==> flow/design.v <==
module riscv_pipe (
	input  wire        CLK,
	input  wire        RSTn,
	output wire [11:0] I_MEM_ADDR,
	input  wire [31:0] I_MEM_DI,
	output wire [11:0] D_MEM_ADDR,
	output wire [31:0] D_MEM_DOUT,
	input  wire [31:0] D_MEM_DI,
	output wire        D_MEM_WEN,
	output wire        RF_WE,
	output wire [4:0]  RF_WA,
	output wire [31:0] RF_WD,
	output wire        HALT
);
	wire [4:0]  ra1, ra2;
	wire [31:0] rd1, rd2;
	RISCV_TOP core (
		.CLK         (CLK),
		.RSTn        (RSTn),
		.I_MEM_CSN   (),
		.I_MEM_DI    (I_MEM_DI),
		.I_MEM_ADDR  (I_MEM_ADDR),
		.D_MEM_CSN   (),
		.D_MEM_DI    (D_MEM_DI),
		.D_MEM_DOUT  (D_MEM_DOUT),
		.D_MEM_ADDR  (D_MEM_ADDR),
		.D_MEM_WEN   (D_MEM_WEN),
		.D_MEM_BE    (),
		.RF_WE       (RF_WE),
		.RF_RA1      (ra1),
		.RF_RA2      (ra2),
		.RF_WA1      (RF_WA),
		.RF_RD1      (rd1),
		.RF_RD2      (rd2),
		.RF_WD       (RF_WD),
		.HALT        (HALT),
		.OUTPUT_PORT ()
	);
	REG_FILE #(
		.DWIDTH (32),
		.MDEPTH (32),
		.AWIDTH (5)
	) rf (
		.CLK  (CLK),
		.WE   (RF_WE),
		.RSTn (RSTn),
		.RA1  (ra1),
		.RA2  (ra2),
		.WA   (RF_WA),
		.WD   (RF_WD),
		.RD1  (rd1),
		.RD2  (rd2)
	);
endmodule
module RISCV_TOP (
	input wire CLK,
	input wire RSTn,
	output wire I_MEM_CSN,
	input wire [31:0] I_MEM_DI, 
	output reg [11:0] I_MEM_ADDR, 
	output wire D_MEM_CSN,
	input wire [31:0] D_MEM_DI,
	output wire [31:0] D_MEM_DOUT,
	output wire [11:0] D_MEM_ADDR, 
	output wire D_MEM_WEN,
	output wire [3:0] D_MEM_BE,
	output wire RF_WE,
	output wire [4:0] RF_RA1,
	output wire [4:0] RF_RA2,
	output wire [4:0] RF_WA1,
	input wire [31:0] RF_RD1,
	input wire [31:0] RF_RD2,
	output wire [31:0] RF_WD,
	output wire HALT,                    
	output wire [31:0] OUTPUT_PORT       
	);
	assign OUTPUT_PORT = RF_WD;
	reg [11:0] pc;
	reg [11:0] pc1;
	reg [11:0] pc2;
	wire [11:0] Added_pc;
	reg [11:0] Added_pc1;
	reg [11:0] Added_pc2;
	reg [31:0] Added_pc3;
	reg [11:0] nxt_pc;
	reg [31:0] inst;	
	reg [4:0] rd1;
	reg [4:0] rd2;
	reg [4:0] rd3;
	reg [31:0] immed;
	reg [11:0] immed1;	
	reg [31:0] A;
	reg [31:0] B;
	reg [31:0] rt1;
	reg [31:0] rt2;
	reg [31:0] result;
	reg [31:0] ALUOut;
	reg [31:0] preMEMOut;
	reg [31:0] MEMOut;
	reg [1:0] PCSrc;
	reg RegWrite1;
	reg RegWrite2;
	reg RegWrite; 
	reg [2:0] ASrc;
	reg [2:0] BSrc;
	reg [1:0] rtSrc;
	reg [3:0] ALUOP;
	reg [1:0] MEMOutSrc1;
	reg [1:0] MEMOutSrc;
	reg JAL;
	reg JAL1;
	reg JALR;
	reg JALR1;
	reg Branch;
	reg MEMWrite1;
	reg MEMWrite;
	reg LW;
	reg Stall;
	reg Finish;
	reg NOP1;
	reg NOP2;
	reg NOP3;
	reg NOP;
	assign HALT = ((inst == 32'h00008067) && (Finish == 1'b1))? 1'b1 : 1'b0;
	always @(posedge CLK) begin
		if (RSTn == 1'b0) pc <= 12'b0;
		else if (Stall == 1'b1) pc <= pc;
		else pc <= nxt_pc;
	end
	always @(posedge CLK) begin
		if (Stall == 1'b1) pc1 <= pc1;
		else pc1 <= pc;
	end
	always @(posedge CLK) begin
		pc2 <= pc1;
	end
	always @(posedge CLK) begin
		immed1 <= immed[11:0];
	end
	assign Added_pc = pc + 4;
	always @(posedge CLK) begin
		if (Stall == 1'b1) Added_pc1 <= Added_pc1;
		else Added_pc1 <= Added_pc;
	end
	always @(posedge CLK) begin
		Added_pc2 <= Added_pc1;
	end
	always @(posedge CLK) begin
		Added_pc3 <= {{21{Added_pc2[11]}},Added_pc2[10:0]};
	end
	always @(*) begin
		if ((JAL1 == 1'b1) || ((Branch == 1'b1) && (result[0] == 1'b1))) PCSrc = 2'b01;
		else if (JALR1 == 1'b1) PCSrc = 2'b10;
		else PCSrc = 2'b00;
	end
	always @(*) begin
		case (PCSrc)
			2'b01: nxt_pc = pc2 + immed1;
			2'b10: nxt_pc = result[11:0];
			default: nxt_pc = Added_pc;
		endcase
	end
	always @(*) I_MEM_ADDR = pc;
	assign I_MEM_CSN = ~RSTn;
	always @(posedge CLK) begin
		if (RSTn == 1'b0) begin
			inst <= 32'h00000013;
			NOP1 <= 1'b1;
		end
		else if ((JAL == 1'b1) || (JALR == 1'b1) || (JAL1 == 1'b1) || (JALR1 == 1'b1) || ((Branch == 1'b1) && (result[0] == 1'b1))) begin
			inst <= 32'h00000013;
			NOP1 <= 1'b1;
		end
		else if (Stall == 1'b1) begin
			inst <= inst;
			NOP1 <= NOP1;
		end
		else begin
			inst <= I_MEM_DI;
			NOP1 <= 1'b0;
		end
	end
	assign RF_RA1 = inst[19:15];
	assign RF_RA2 = inst[24:20];
	always @(posedge CLK) begin
		rd1 <= inst[11:7];
	end
	always @(posedge CLK) begin
		rd2 <= rd1;
	end
	always @(posedge CLK) begin
		rd3 <= rd2;
	end
	assign RF_WA1 = rd3;
	assign RF_WD = MEMOut;
	always @(*) begin
		if (((inst[6:0] == 7'b0010011) && (inst[14:12] != 3'b101) && (inst[14:12] != 3'b001)) || (inst[6:0] == 7'b0000011) || (inst[6:0] == 7'b1100111)) 
			immed = {{21{inst[31]}},inst[30:20]};
		else if (inst[6:0] == 7'b1100011) 
			immed = {{20{inst[31]}},inst[7],inst[30:25],inst[11:8],1'b0};
		else if (inst[6:0] == 7'b0100011) 
			immed = {{21{inst[31]}},inst[30:25],inst[11:8],inst[7]};
		else if (inst[6:0] == 7'b1101111) 
			immed = {{12{inst[31]}},inst[19:12],inst[20],inst[30:21],1'b0};
		else if ((inst[6:0] == 7'b0010011) && ((inst[14:12] == 3'b101) || (inst[14:12] == 3'b001))) 
			immed = {{28{inst[24]}},inst[23:20]};
		else 
			immed = {32{1'b0}};
	end
	assign RF_WE = RegWrite;
	always @(posedge CLK) begin
		if (RSTn == 1'b0) RegWrite2 <= 1'b0;
		else RegWrite2 <= RegWrite1;
	end
	always @(posedge CLK) begin
		if (RSTn == 1'b0) RegWrite <= 1'b0;
		else RegWrite <= RegWrite2;
	end
	always @(posedge CLK) begin
		if (RSTn == 1'b0) RegWrite1 <= 1'b0;
		else if ((inst[6:0] == 7'b1100011) || (inst[6:0] == 7'b0100011) || ((Branch == 1'b1) && (result[0] == 1'b1)) || (Stall == 1'b1)) RegWrite1 <= 1'b0;
		else RegWrite1 <= 1'b1;
	end
	always @(*) begin
		if (inst[6:0] == 7'b1100111) JALR = 1'b1;
		else JALR = 1'b0;
	end
	always @(posedge CLK) begin
		if ((RSTn == 1'b0) || ((Branch == 1'b1) && (result[0] == 1'b1)) || (Stall == 1'b1)) JALR1 <=1'b0;
		else JALR1 <= JALR;
	end
	always @(*) begin
		if (inst[6:0] == 7'b1101111) JAL = 1'b1;
		else JAL = 1'b0;
	end
	always @(posedge CLK) begin
		if ((RSTn == 1'b0) || ((Branch == 1'b1) && (result[0] == 1'b1)) || (Stall == 1'b1)) JAL1 <=1'b0;
		else JAL1 <= JAL;
	end
	always @(posedge CLK) begin
		if ((RSTn == 1'b1) && (inst[6:0] == 7'b1100011) && ((Branch == 1'b0) || (result[0] == 1'b0)) && (Stall == 1'b0)) Branch <= 1'b1;
		else Branch <= 1'b0;
	end
	always @(posedge CLK) begin
		if ((RSTn == 1'b1) && (inst[6:0] == 7'b0000011) && ((Branch == 1'b0) || (result[0] == 1'b0)) && (Stall == 1'b0)) LW <= 1'b1;
		else LW <= 1'b0;
	end
	always @(posedge CLK) begin
		if ((RSTn == 1'b1) && (inst == 32'h00c00093) && ((Branch == 1'b0) || (result[0] == 1'b0)) && (Stall == 1'b0)) Finish <= 1'b1;
		else Finish <= 1'b0;
	end
	always @(posedge CLK) begin
		if ((RSTn == 1'b0) || ((Branch == 1'b1) && (result[0] == 1'b1)) || (Stall == 1'b1)) NOP2 <= 1'b1;
		else NOP2 <= NOP1;
	end
	always @(posedge CLK) begin
		NOP3 <= NOP2;
	end
	always @(posedge CLK) begin
		NOP <= NOP3;
	end
	always @(*) begin
		if ((RegWrite1 == 1'b1) && (inst[19:15] == rd1) && (inst[19:15] != 5'b00000) && (inst[6:0] != 7'b1101111) && (LW == 1'b1)) Stall = 1'b1;
		else if ((RegWrite1 == 1'b1) && (inst[24:20] == rd1) && (inst[24:20] != 5'b00000) && ((inst[6:0] == 7'b0100011) || (inst[6:0] == 7'b0110011) || (inst[6:0] == 7'b1100011)) && (LW == 1'b1)) Stall = 1'b1;
		else Stall = 1'b0;
	end
	always @(*) begin
		if ((RegWrite1 == 1'b1) && (inst[19:15] == rd1) && (inst[19:15] != 5'b00000) && (inst[6:0] != 7'b1101111) && (JAL1 != 1'b1) && (JALR1 != 1'b1)) ASrc = 3'b001;
		else if ((RegWrite2 == 1'b1) && (inst[19:15] == rd2) && (inst[19:15] != 5'b00000) && (inst[6:0] != 7'b1101111)) ASrc = 3'b010;
		else if ((RegWrite == 1'b1) && (inst[19:15] == rd3) && (inst[19:15] != 5'b00000) && (inst[6:0] != 7'b1101111)) ASrc = 3'b011;
		else if((RegWrite1 == 1'b1) && (inst[19:15] == rd1) && (inst[19:15] != 5'b00000) && (inst[6:0] != 7'b1101111) && ((JAL1 == 1'b1) || (JALR1 == 1'b1))) ASrc = 3'b100;
		else ASrc = 3'b000;
	end
	always @(*) begin
		if ((RegWrite1 == 1'b1) && (inst[24:20] == rd1) && (inst[24:20] != 5'b00000) && ((inst[6:0] == 7'b0110011) || (inst[6:0] == 7'b1100011)) && (JAL1 != 1'b1) && (JALR1 != 1'b1)) BSrc = 3'b010;
		else if ((RegWrite2 == 1'b1) && (inst[24:20] == rd2) && (inst[24:20] != 5'b00000) && ((inst[6:0] == 7'b0110011) || (inst[6:0] == 7'b1100011))) BSrc = 3'b011;
		else if ((RegWrite == 1'b1) && (inst[24:20] == rd3) && (inst[24:20] != 5'b00000) && ((inst[6:0] == 7'b0110011) || (inst[6:0] == 7'b1100011))) BSrc = 3'b100;
		else if ((RegWrite1 == 1'b1) && (inst[24:20] == rd1) && (inst[24:20] != 5'b00000) && ((inst[6:0] == 7'b0110011) || (inst[6:0] == 7'b1100011)) && ((JAL1 == 1'b1) || (JALR1 == 1'b1))) BSrc = 3'b101;
		else if ((inst[6:0] == 7'b0110011) || (inst[6:0] == 7'b1100011)) BSrc = 3'b000;
		else BSrc = 3'b001;	
	end
	always @(*) begin
		if ((RegWrite1 == 1'b1) && (inst[24:20] == rd1) && (inst[24:20] != 5'b00000)) rtSrc = 2'b01;
		else if ((RegWrite2 == 1'b1) && (inst[24:20] == rd2) && (inst[24:20] != 5'b00000)) rtSrc = 2'b10;
		else if ((RegWrite == 1'b1) && (inst[24:20] == rd3) && (inst[24:20] != 5'b00000)) rtSrc = 2'b11;
		else rtSrc = 2'b00;	
	end
	always @(posedge CLK) begin
		case (ASrc)
			3'b000: A <= RF_RD1;		
			3'b001: A <= result;
			3'b010: A <= preMEMOut;
			3'b011: A <= MEMOut;
			default: A <= Added_pc2;
		endcase
	end
	always @(posedge CLK) begin
		case (BSrc)
			3'b000: B <= RF_RD2;	
			3'b001: B <= immed;		
			3'b010: B <= result;
			3'b011: B <= preMEMOut;
			3'b100: B <= MEMOut;
			default: B <= Added_pc2;
		endcase
	end
	always @(posedge CLK) begin
		case (rtSrc)
			2'b00: rt1 <= RF_RD2;		
			2'b01: rt1 <= result;
			2'b10: rt1 <= preMEMOut;
			default: rt1 <= MEMOut;
		endcase
	end
	always @(posedge CLK) begin
		rt2 <= rt1;
	end
	always @(posedge CLK) begin
		if ((inst[6:0] == 7'b1101111) || (inst[6:0] == 7'b0000011) || (inst[6:0] == 7'b0100011) || ((inst[6:0] == 7'b0110011) && (inst[14:12] == 3'b000) && (inst[30] == 1'b0)) || ((inst[6:0] == 7'b0010011) && (inst[14:12] == 3'b000)))              
			ALUOP <= 4'b0000;
		else if ((inst[6:0] == 7'b0110011) && (inst[14:12] == 3'b000)  && (inst[30] == 1'b1))
			ALUOP <= 4'b0001;
		else if (((inst[6:0] == 7'b0110011) && (inst[14:12] == 3'b111)) || ((inst[6:0] == 7'b0010011) && (inst[14:12] == 3'b111))) 
			ALUOP <= 4'b0010;
		else if (((inst[6:0] == 7'b0110011) && (inst[14:12] == 3'b110)) || ((inst[6:0] == 7'b0010011) && (inst[14:12] == 3'b110))) 
			ALUOP <= 4'b0011;
		else if (((inst[6:0] == 7'b0110011) && (inst[14:12] == 3'b100)) || ((inst[6:0] == 7'b0010011) && (inst[14:12] == 3'b100))) 
			ALUOP <= 4'b0100;
		else if (((inst[6:0] == 7'b0110011) && (inst[14:12] == 3'b010)) || ((inst[6:0] == 7'b0010011) && (inst[14:12] == 3'b010)) || ((inst[6:0] == 7'b1100011) && (inst[14:12] == 3'b100))) 
			ALUOP <= 4'b0101;
		else if (((inst[6:0] == 7'b0110011) && (inst[14:12] == 3'b011)) || ((inst[6:0] == 7'b0010011) && (inst[14:12] == 3'b011)) || ((inst[6:0] == 7'b1100011) && (inst[14:12] == 3'b110))) 
			ALUOP <= 4'b0110;
		else if (((inst[6:0] == 7'b0110011) && (inst[14:12] == 3'b101) && (inst[30] == 1'b1)) || ((inst[6:0] == 7'b0010011) && (inst[14:12] == 3'b101) && (inst[30] == 1'b1)))              
			ALUOP <= 4'b0111;
		else if (((inst[6:0] == 7'b0110011) && (inst[14:12] == 3'b101) && (inst[30] == 1'b0)) || ((inst[6:0] == 7'b0010011) && (inst[14:12] == 3'b101) && (inst[30] == 1'b0)))              
			ALUOP <= 4'b1000;
		else if (((inst[6:0] == 7'b0110011) && (inst[14:12] == 3'b001)) || ((inst[6:0] == 7'b0010011) && (inst[14:12] == 3'b001)))              
			ALUOP <= 4'b1001;
		else if ((inst[6:0] == 7'b1100011) && (inst[14:12] == 3'b000)) 
			ALUOP <= 4'b1010;
		else if ((inst[6:0] == 7'b1100011) && (inst[14:12] == 3'b001)) 
			ALUOP <= 4'b1011;
		else if ((inst[6:0] == 7'b1100011) && (inst[14:12] == 3'b101)) 
			ALUOP <= 4'b1100;
		else if ((inst[6:0] == 7'b1100011) && (inst[14:12] == 3'b111)) 
			ALUOP <= 4'b1101;
		else if (inst[6:0] == 7'b1100111)
			ALUOP <= 4'b1110;
		else 
			ALUOP <= 4'b1111;
	end
	always @(*) begin
		case (ALUOP)
			4'b0000 : result = A + B;
			4'b0001 : result = A - B;
			4'b0010 : result = A & B;
			4'b0011 : result = A | B;
			4'b0100 : result = A ^ B;
			4'b0101 : result = $signed(A) < $signed(B);
			4'b0110 : result = A < B;
			4'b0111 : result = $signed(A) >>> B[4:0];
			4'b1000 : result = A >> B[4:0];
			4'b1001 : result = A << B[4:0];
			4'b1010 : result = A == B;
			4'b1011 : result = A != B;
			4'b1100 : result = $signed(A) >= $signed(B);
			4'b1101 : result = A >= B;
			4'b1110 : result = (A + B) & 32'hfffffffe;
			default : result = 0;
		endcase
	end
	always @(posedge CLK) begin
		ALUOut <= result;
	end
	assign D_MEM_ADDR = ALUOut[11:0];
	assign D_MEM_DOUT = rt2;
	assign D_MEM_CSN = ~RSTn;
	assign D_MEM_WEN = ~MEMWrite;
	assign D_MEM_BE = 4'b1111;
	always @(posedge CLK) begin
		if ((RSTn == 1'b1) && (inst[6:0] == 7'b0100011) && ((Branch == 1'b0) || (result[0] == 1'b0)) && (Stall == 1'b0)) MEMWrite1 <= 1'b1;
		else MEMWrite1 <= 1'b0;
	end
	always @(posedge CLK) begin
		if (RSTn == 1'b0) MEMWrite <= 1'b0;
		else MEMWrite <= MEMWrite1;
	end
	always @(posedge CLK)begin
		if ((inst[6:0] == 7'b1101111) || (inst[6:0] == 7'b1100111)) MEMOutSrc1 <= 2'b10;
		else if (inst[6:0] == 7'b0000011) MEMOutSrc1 <= 2'b01;
		else MEMOutSrc1 <= 2'b00;
	end 
	always @(posedge CLK) begin
		MEMOutSrc <= MEMOutSrc1;
	end
	always @(*) begin
		case (MEMOutSrc)
			2'b00: preMEMOut = ALUOut;		
			2'b01: preMEMOut = D_MEM_DI;
			default: preMEMOut = Added_pc3;
		endcase
	end
	always @(posedge CLK) begin
		MEMOut <= preMEMOut;
	end
endmodule 
module REG_FILE #(
	parameter DWIDTH = 32,
	parameter MDEPTH = 32,
	parameter AWIDTH = 5
)  (
	input wire CLK,
	input wire WE,
	input wire RSTn,
	input wire [AWIDTH-1:0] RA1, RA2, WA,
	input wire [DWIDTH-1:0] WD,
	output wire [DWIDTH-1:0] RD1, RD2
);
	reg [DWIDTH-1:0] RF [MDEPTH-1:0];
	assign RD1 = RF[RA1];
	assign RD2 = RF[RA2];
	always @(posedge CLK)
	begin
		if (~RSTn)
    		begin
			RF[0] <= 32'b0;
			RF[2] <= 32'hF00;
			RF[3] <= 32'h100;
			RF[1] <= 32'b0;
			RF[4] <= 32'b0;
			RF[5] <= 32'b0;
			RF[6] <= 32'b0;
			RF[7] <= 32'b0;
			RF[8] <= 32'b0;
			RF[9] <= 32'b0;
			RF[10] <= 32'b0;
			RF[11] <= 32'b0;
			RF[12] <= 32'b0;
			RF[13] <= 32'b0;
			RF[14] <= 32'b0;
			RF[15] <= 32'b0;
			RF[16] <= 32'b0;
			RF[17] <= 32'b0;
			RF[18] <= 32'b0;
			RF[19] <= 32'b0;
			RF[20] <= 32'b0;
			RF[21] <= 32'b0;
			RF[22] <= 32'b0;
			RF[23] <= 32'b0;
			RF[24] <= 32'b0;
			RF[25] <= 32'b0;
			RF[26] <= 32'b0;
			RF[27] <= 32'b0;
			RF[28] <= 32'b0;
			RF[29] <= 32'b0;
			RF[30] <= 32'b0;
			RF[31] <= 32'b0;
		end
		else if(WE && (WA != {AWIDTH{1'b0}}))
		begin
        		RF[WA] <= WD;
    		end
	end
endmodule
## Tool chain data of riscv_pipe

What the tools print for riscv_pipe, step after step.
Lines are those of the file above, counted from 1.
The mark - stands for no value.

| set-up | value |
|---|---|
| top module | riscv_pipe |
| clock input | CLK |
| library | sky130hd |
| library corner | tt_025C_1v80 |

## Word level

Source: Yosys, flattened and elaborated, memories not mapped. Widths are those after wreduce. Print and check cells do not count.
Yosys's memory passes give these memory sizes; they may raise the number of words (mostly to a power of two), join words into wider ones and drop unused or constant bits.

| operators by class | value |
|---|---|
| shift operators | 3 |
| divide/modulo/power cells | 0 |
| add/sub/neg operators | 4 |
| bitwise operators | 11 |
| reductions and logical operators | 119 |
| equality and inequality tests | 53 |
| $mul | 0 |
| $lt $le $gt $ge | 4 |
| multiplexer cells | 61 |

Operators by type and width:

| kind | number |
|---|---|
| 32-bit case mux with 15-bit select | 1 |
| 32-bit two-way mux | 7 |
| 32-bit case mux with 5-bit select | 1 |
| 32-bit case mux with 4-bit select | 1 |
| 32-bit case mux with 3-bit select | 1 |
| 1-bit logical AND | 73 |
| 32-bit >= comparator | 2 |
| 32-bit less-than comparator | 2 |
| 32-bit case mux with 2-bit select | 1 |
| 3-bit two-way mux | 12 |
| 1-bit logical OR | 33 |
| 32-bit by 16-bit == test with 1-bit output (second input constant) | 1 |
| 32-bit by 24-bit == test with 1-bit output (second input constant) | 1 |
| 32-bit adder | 1 |
| 32-bit subtractor | 1 |
| 32-bit == test | 1 |
| 32-bit inequality test | 1 |
| 32-bit bitwise AND | 1 |
| 32-bit OR | 1 |
| 32-bit bitwise XOR | 1 |
| 32-bit by 5-bit << shifter with 32-bit output | 1 |
| 32-bit by 5-bit >> shifter with 32-bit output | 1 |
| 32-bit by 5-bit >>> shifter with 32-bit output | 1 |
| 5-bit == test | 6 |
| 5-bit two-way mux | 6 |
| 4-bit == test (second input constant) | 7 |
| 12-bit case mux with 2-bit select | 1 |
| 4-bit two-way mux | 6 |

Other operator kinds: 27; their cells: 83.

| word-level totals | value |
|---|---|
| input port bits | 66 |
| memories | 1 |
| bits in latches | 0 |
| RAM bits | 1024 |
| memory bits (read-only) | 0 |
| bits in registers | 341 |
| output and inout bits | 96 |
| cells after elaboration | 289 |

Memory list:

| memory | words | width | RTL line | RTL |
|---|---|---|---|---|
| rf.RF | 32 | 32 | 419 | `reg [DWIDTH-1:0] RF [MDEPTH-1:0];` |

## Depth

Depth = most cells in a row (Yosys ltp): at word level without a register or memory, in the mapped netlist without a sequential cell, where the memories' decode and read muxes count.

| depth | value |
|---|---|
| word-level depth | 15 |
| ABC_AREA | 0 |
| depth in mapped cells | 19 |
| depth with buffers taken out | 14 |

## Netlist

The flow's flattened synthesis, as Yosys stat reports it; memories are mapped. The netlist is that of the ABC_AREA named above (0 if unset); the other value can give another one.
Totals and module areas in this step are rounded.

| synthesis totals | value |
|---|---|
| standard cells after synthesis | 5829 |
| flip-flop cells | 1382 |
| sequential area | 38100 um^2 |
| buffer cells | 572 |
| chip area (Yosys) | 76300 um^2 |

Cell types:

| cell type | number | area in all (um^2) |
|---|---|---|
| sky130_fd_sc_hd__edfxtp_1 | 1046 | 3.14E+04 |
| sky130_fd_sc_hd__mux4_2 | 688 | 1.55E+04 |
| sky130_fd_sc_hd__dfxtp_1 | 336 | 6.73E+03 |
| sky130_fd_sc_hd__and2_1 | 999 | 6.25E+03 |
| sky130_fd_sc_hd__clkbuf_1 | 437 | 1.64E+03 |
| sky130_fd_sc_hd__ha_1 | 109 | 1.36E+03 |
| sky130_fd_sc_hd__a21oi_1 | 236 | 1.18E+03 |
| sky130_fd_sc_hd__nor2_1 | 303 | 1.14E+03 |
| sky130_fd_sc_hd__nand2_1 | 270 | 1.01E+03 |
| sky130_fd_sc_hd__mux2i_1 | 80 | 800.768 |
| sky130_fd_sc_hd__o21ai_0 | 148 | 740.71 |
| sky130_fd_sc_hd__mux2_2 | 59 | 664.387 |
| sky130_fd_sc_hd__a211oi_1 | 76 | 570.547 |
| sky130_fd_sc_hd__inv_1 | 128 | 480.461 |
| sky130_fd_sc_hd__o211ai_1 | 54 | 405.389 |
| sky130_fd_sc_hd__a222oi_1 | 32 | 320.307 |
| sky130_fd_sc_hd__buf_1 | 84 | 315.302 |
| sky130_fd_sc_hd__a21o_1 | 41 | 307.795 |

Other cell types: 82; their cells: 703.
By module: a second synthesis without flattening, with its own total; a netlist apart from the flattened one above.

| second synthesis, totals | value |
|---|---|
| cell total of the unflattened synthesis | 7287 |
| area total of the unflattened synthesis | 77800 um^2 |

Each row is one instance without its submodules.

Modules:

| module | seq. area (um^2) | instances | area (um^2) | cells |
|---|---|---|---|---|
| REG_FILE | 30700 | 1 | 55600 | 4610 |
| RISCV_TOP | 7190 | 1 | 22200 | 2677 |
| riscv_pipe | 0.0 | 1 | 0.0 | 0 |

## Worst setup path after synthesis

Path of least setup slack by OpenSTA after synthesis, without wires, with an ideal clock, recovery checks aside; 20% of the period is set as input and as output delay. Where synthesis merged equal registers, the netlist keeps one of their names.

| timing path post-synthesis | value |
|---|---|
| kind | input to register |
| start point | input RSTn |
| end point | memory rf.RF[30][0] |
| period | 6.5 ns |
| setup time | 0.466 ns |
| data arrival time | 4.099 ns |
| delay of the path | 3.265 ns |
| data required time | 6.034 ns |
| external input delay | 1.300 ns |
| setup slack | 1.935 ns |
| stages | 4 |
| time at the first pin | 1.300 ns |
| path buffers | 2 |
| synthesis period reached | 4.565 ns |

"delay of the path" is the arrival time less input delay plus setup time.
"stages" counts driving pins, that of a launching flip-flop among them; a cell with two outputs on the path counts twice.
"synthesis period reached" = period - worst setup slack (recovery checks aside). The figure is calculated, with input and output delays left at 20% of the set period.
Between the ends stands the longest chain of elaborated cells between them, by number of cells; it is not shown to be the way that was timed. Of several equally long chains one is given.
Each line given opens the expression or statement behind the cell; cells for indexed reads and writes are added by Yosys, which also makes memories of some case tables.
Only ways into the end's enable, where the timed path ends, are counted here.

| on the way, post-synthesis | value |
|---|---|
| cells stage by stage | sky130_fd_sc_hd__nand4b_1 -> sky130_fd_sc_hd__clkbuf_1 -> sky130_fd_sc_hd__clkbuf_1 -> sky130_fd_sc_hd__o21ai_0 |
| length of the longest elaborated chain | 1 |
| elaborated cells between the ends (all ways) | 3 |
| source lines of those cells | 1 |
| classes of those cells | mux (3) |

Ends and longest elaborated chain, post-synthesis:

| item | RTL line | RTL |
|---|---|---|
| start: declaration | 3 | `input wire RSTn,` |
| 5-bit two-way mux | 424 | `if (~RSTn)` |
| end: declaration | 419 | `reg [DWIDTH-1:0] RF [MDEPTH-1:0];` |

## Worst path after layout

From the final timing report of record 1: the path of least setup slack in the routed layout; clock arrival at registers is part of the times.

| timing path post-layout | value |
|---|---|
| kind | register to register |
| start point | register core.B[1] |
| end point | register core.B[27] |
| time at the first pin | 0.83 ns |
| period | 6.5 ns |
| setup slack | 1.36 ns |
| path buffers | 0 |
| data required time | 7.12 ns |
| stages | 12 |
| data arrival time | 5.76 ns |
| setup time | 0.17 ns |

Between the ends stands the longest chain of elaborated cells between them, by number of cells; it is not shown to be the way that was timed. Of several equally long chains one is given.
At most two assigning lines are given for a register; there are more.

| on the way, post-layout | value |
|---|---|
| cells stage by stage | sky130_fd_sc_hd__dfxtp_4 -> sky130_fd_sc_hd__inv_1 -> sky130_fd_sc_hd__ha_1 -> sky130_fd_sc_hd__a211oi_1 -> sky130_fd_sc_hd__o21bai_1 -> sky130_fd_sc_hd__o2111ai_1 -> sky130_fd_sc_hd__a211oi_1 -> sky130_fd_sc_hd__o21ai_0 -> sky130_fd_sc_hd__a21boi_0 -> sky130_fd_sc_hd__o21ai_0 -> sky130_fd_sc_hd__a221oi_1 -> sky130_fd_sc_hd__o211ai_1 |
| length of the longest elaborated chain | 3 |
| elaborated cells between the ends (all ways) | 7 |
| classes of those cells | add/sub (2); shift (3); mux (2) |

Ends and longest elaborated chain, post-layout:

| item | RTL line | RTL |
|---|---|---|
| start: declaration | 93 | `reg [31:0] B;` |
| start: assignment | 300 | `3'b001: B <= immed;` |
| start: assignment | 301 | `3'b010: B <= result;` |
| 32-bit adder | 354 | `4'b0000 : result = A + B;` |
| 32-bit case mux with 15-bit select | 353 | `case (ALUOP)` |
| 32-bit case mux with 5-bit select | 298 | `case (BSrc)` |
| end: assignment | 300 |  |
| end: assignment | 301 |  |
| end: declaration | 93 |  |

## Implementation results

Measured results for riscv_pipe: 4 stored runs of the Yosys and OpenROAD flow on sky130hd. The settings differ; the order carries no meaning. The constraints put input and output delay at 20% of the set period each and load the outputs with 0.01 pF.
"reached clock period": clock period set for the run, less the worst setup slack. It is reckoned from that one timing run; input and output delays stay at 20% of the period that was set.
"worst path time": the worst setup path's part of the clock period (all of it between registers, 20% less for each end at a port) less its slack. A launch clock that arrives late makes it longer, a capture clock that arrives late makes it shorter.
By "total design power" is meant OpenSTA's value without simulated activity: inputs other than the clock are taken to toggle once in ten clock periods, and the tool carries that through the logic.
The measured numbers are rounded.
Settings: . = not set for that run.
Among the results, . means that no value is shown for the run.

| stored run | CORE_UTILIZATION | period_ns | CAP_MARGIN | CORE_MARGIN | SLEW_MARGIN | CELL_PAD_IN_SITES_DETAIL_PLACEMENT | CORE_ASPECT_RATIO | CTS_CLUSTER_SIZE | GPL_ROUTABILITY_DRIVEN | GPL_TIMING_DRIVEN | PLACE_DENSITY_LB_ADDON | CELL_PAD_IN_SITES_GLOBAL_PLACEMENT | SETUP_SLACK_MARGIN | MAX_ROUTING_LAYER | reached clock period (ns) | setup TNS (ns) | final worst hold slack (ns) | total design power (uW) | mapped cell area after synthesis (um^2) | area inside the die boundary (um^2) | standard-cell area after layout (um^2) | setup slack of the worst path (ns) | utilization of the finished layout | worst path time (ns) | worst setup path kind |
|---|---|---|---|---|---|---|---|---|---|---|---|---|---|---|---|---|---|---|---|---|---|---|---|---|---|
| record 1 | 40 | 6.5 | 20 | 2 | 20 | . | . | . | . | . | . | . | . | . | 5.139 | 0.000 | 0.325 | 24500 | 76300 | 194000 | 86800 | 1.36 | 0.457 | 5.14 | register to register |
| record 2 | 51 | 9.24 | 40 | 2 | 40 | 1 | 0.99 | 18 | 0 | 0 | 0.28 | . | . | . | 7.030 | 0.000 | 0.326 | 17600 | 76300 | 153000 | 87500 | 2.21 | 0.587 | 7.03 | register to register |
| record 3 | 48 | 8.72 | 40 | 5 | 20 | 0 | 1.94 | . | . | . | 0.17 | 1 | 2.56 | . | 5.486 | 0.000 | 0.314 | 17500 | 76300 | 167000 | 85400 | 3.23 | 0.542 | 5.49 | register to register |
| record 4 | 47 | 3.6 | 20 | 2 | 25 | 2 | 0.69 | . | . | 1 | 0.01 | 3 | 0.55 | met4 | . | . | . | . | . | . | . | . | . | . | . |

Record 4: no final report: routing broke off with ODB-0269
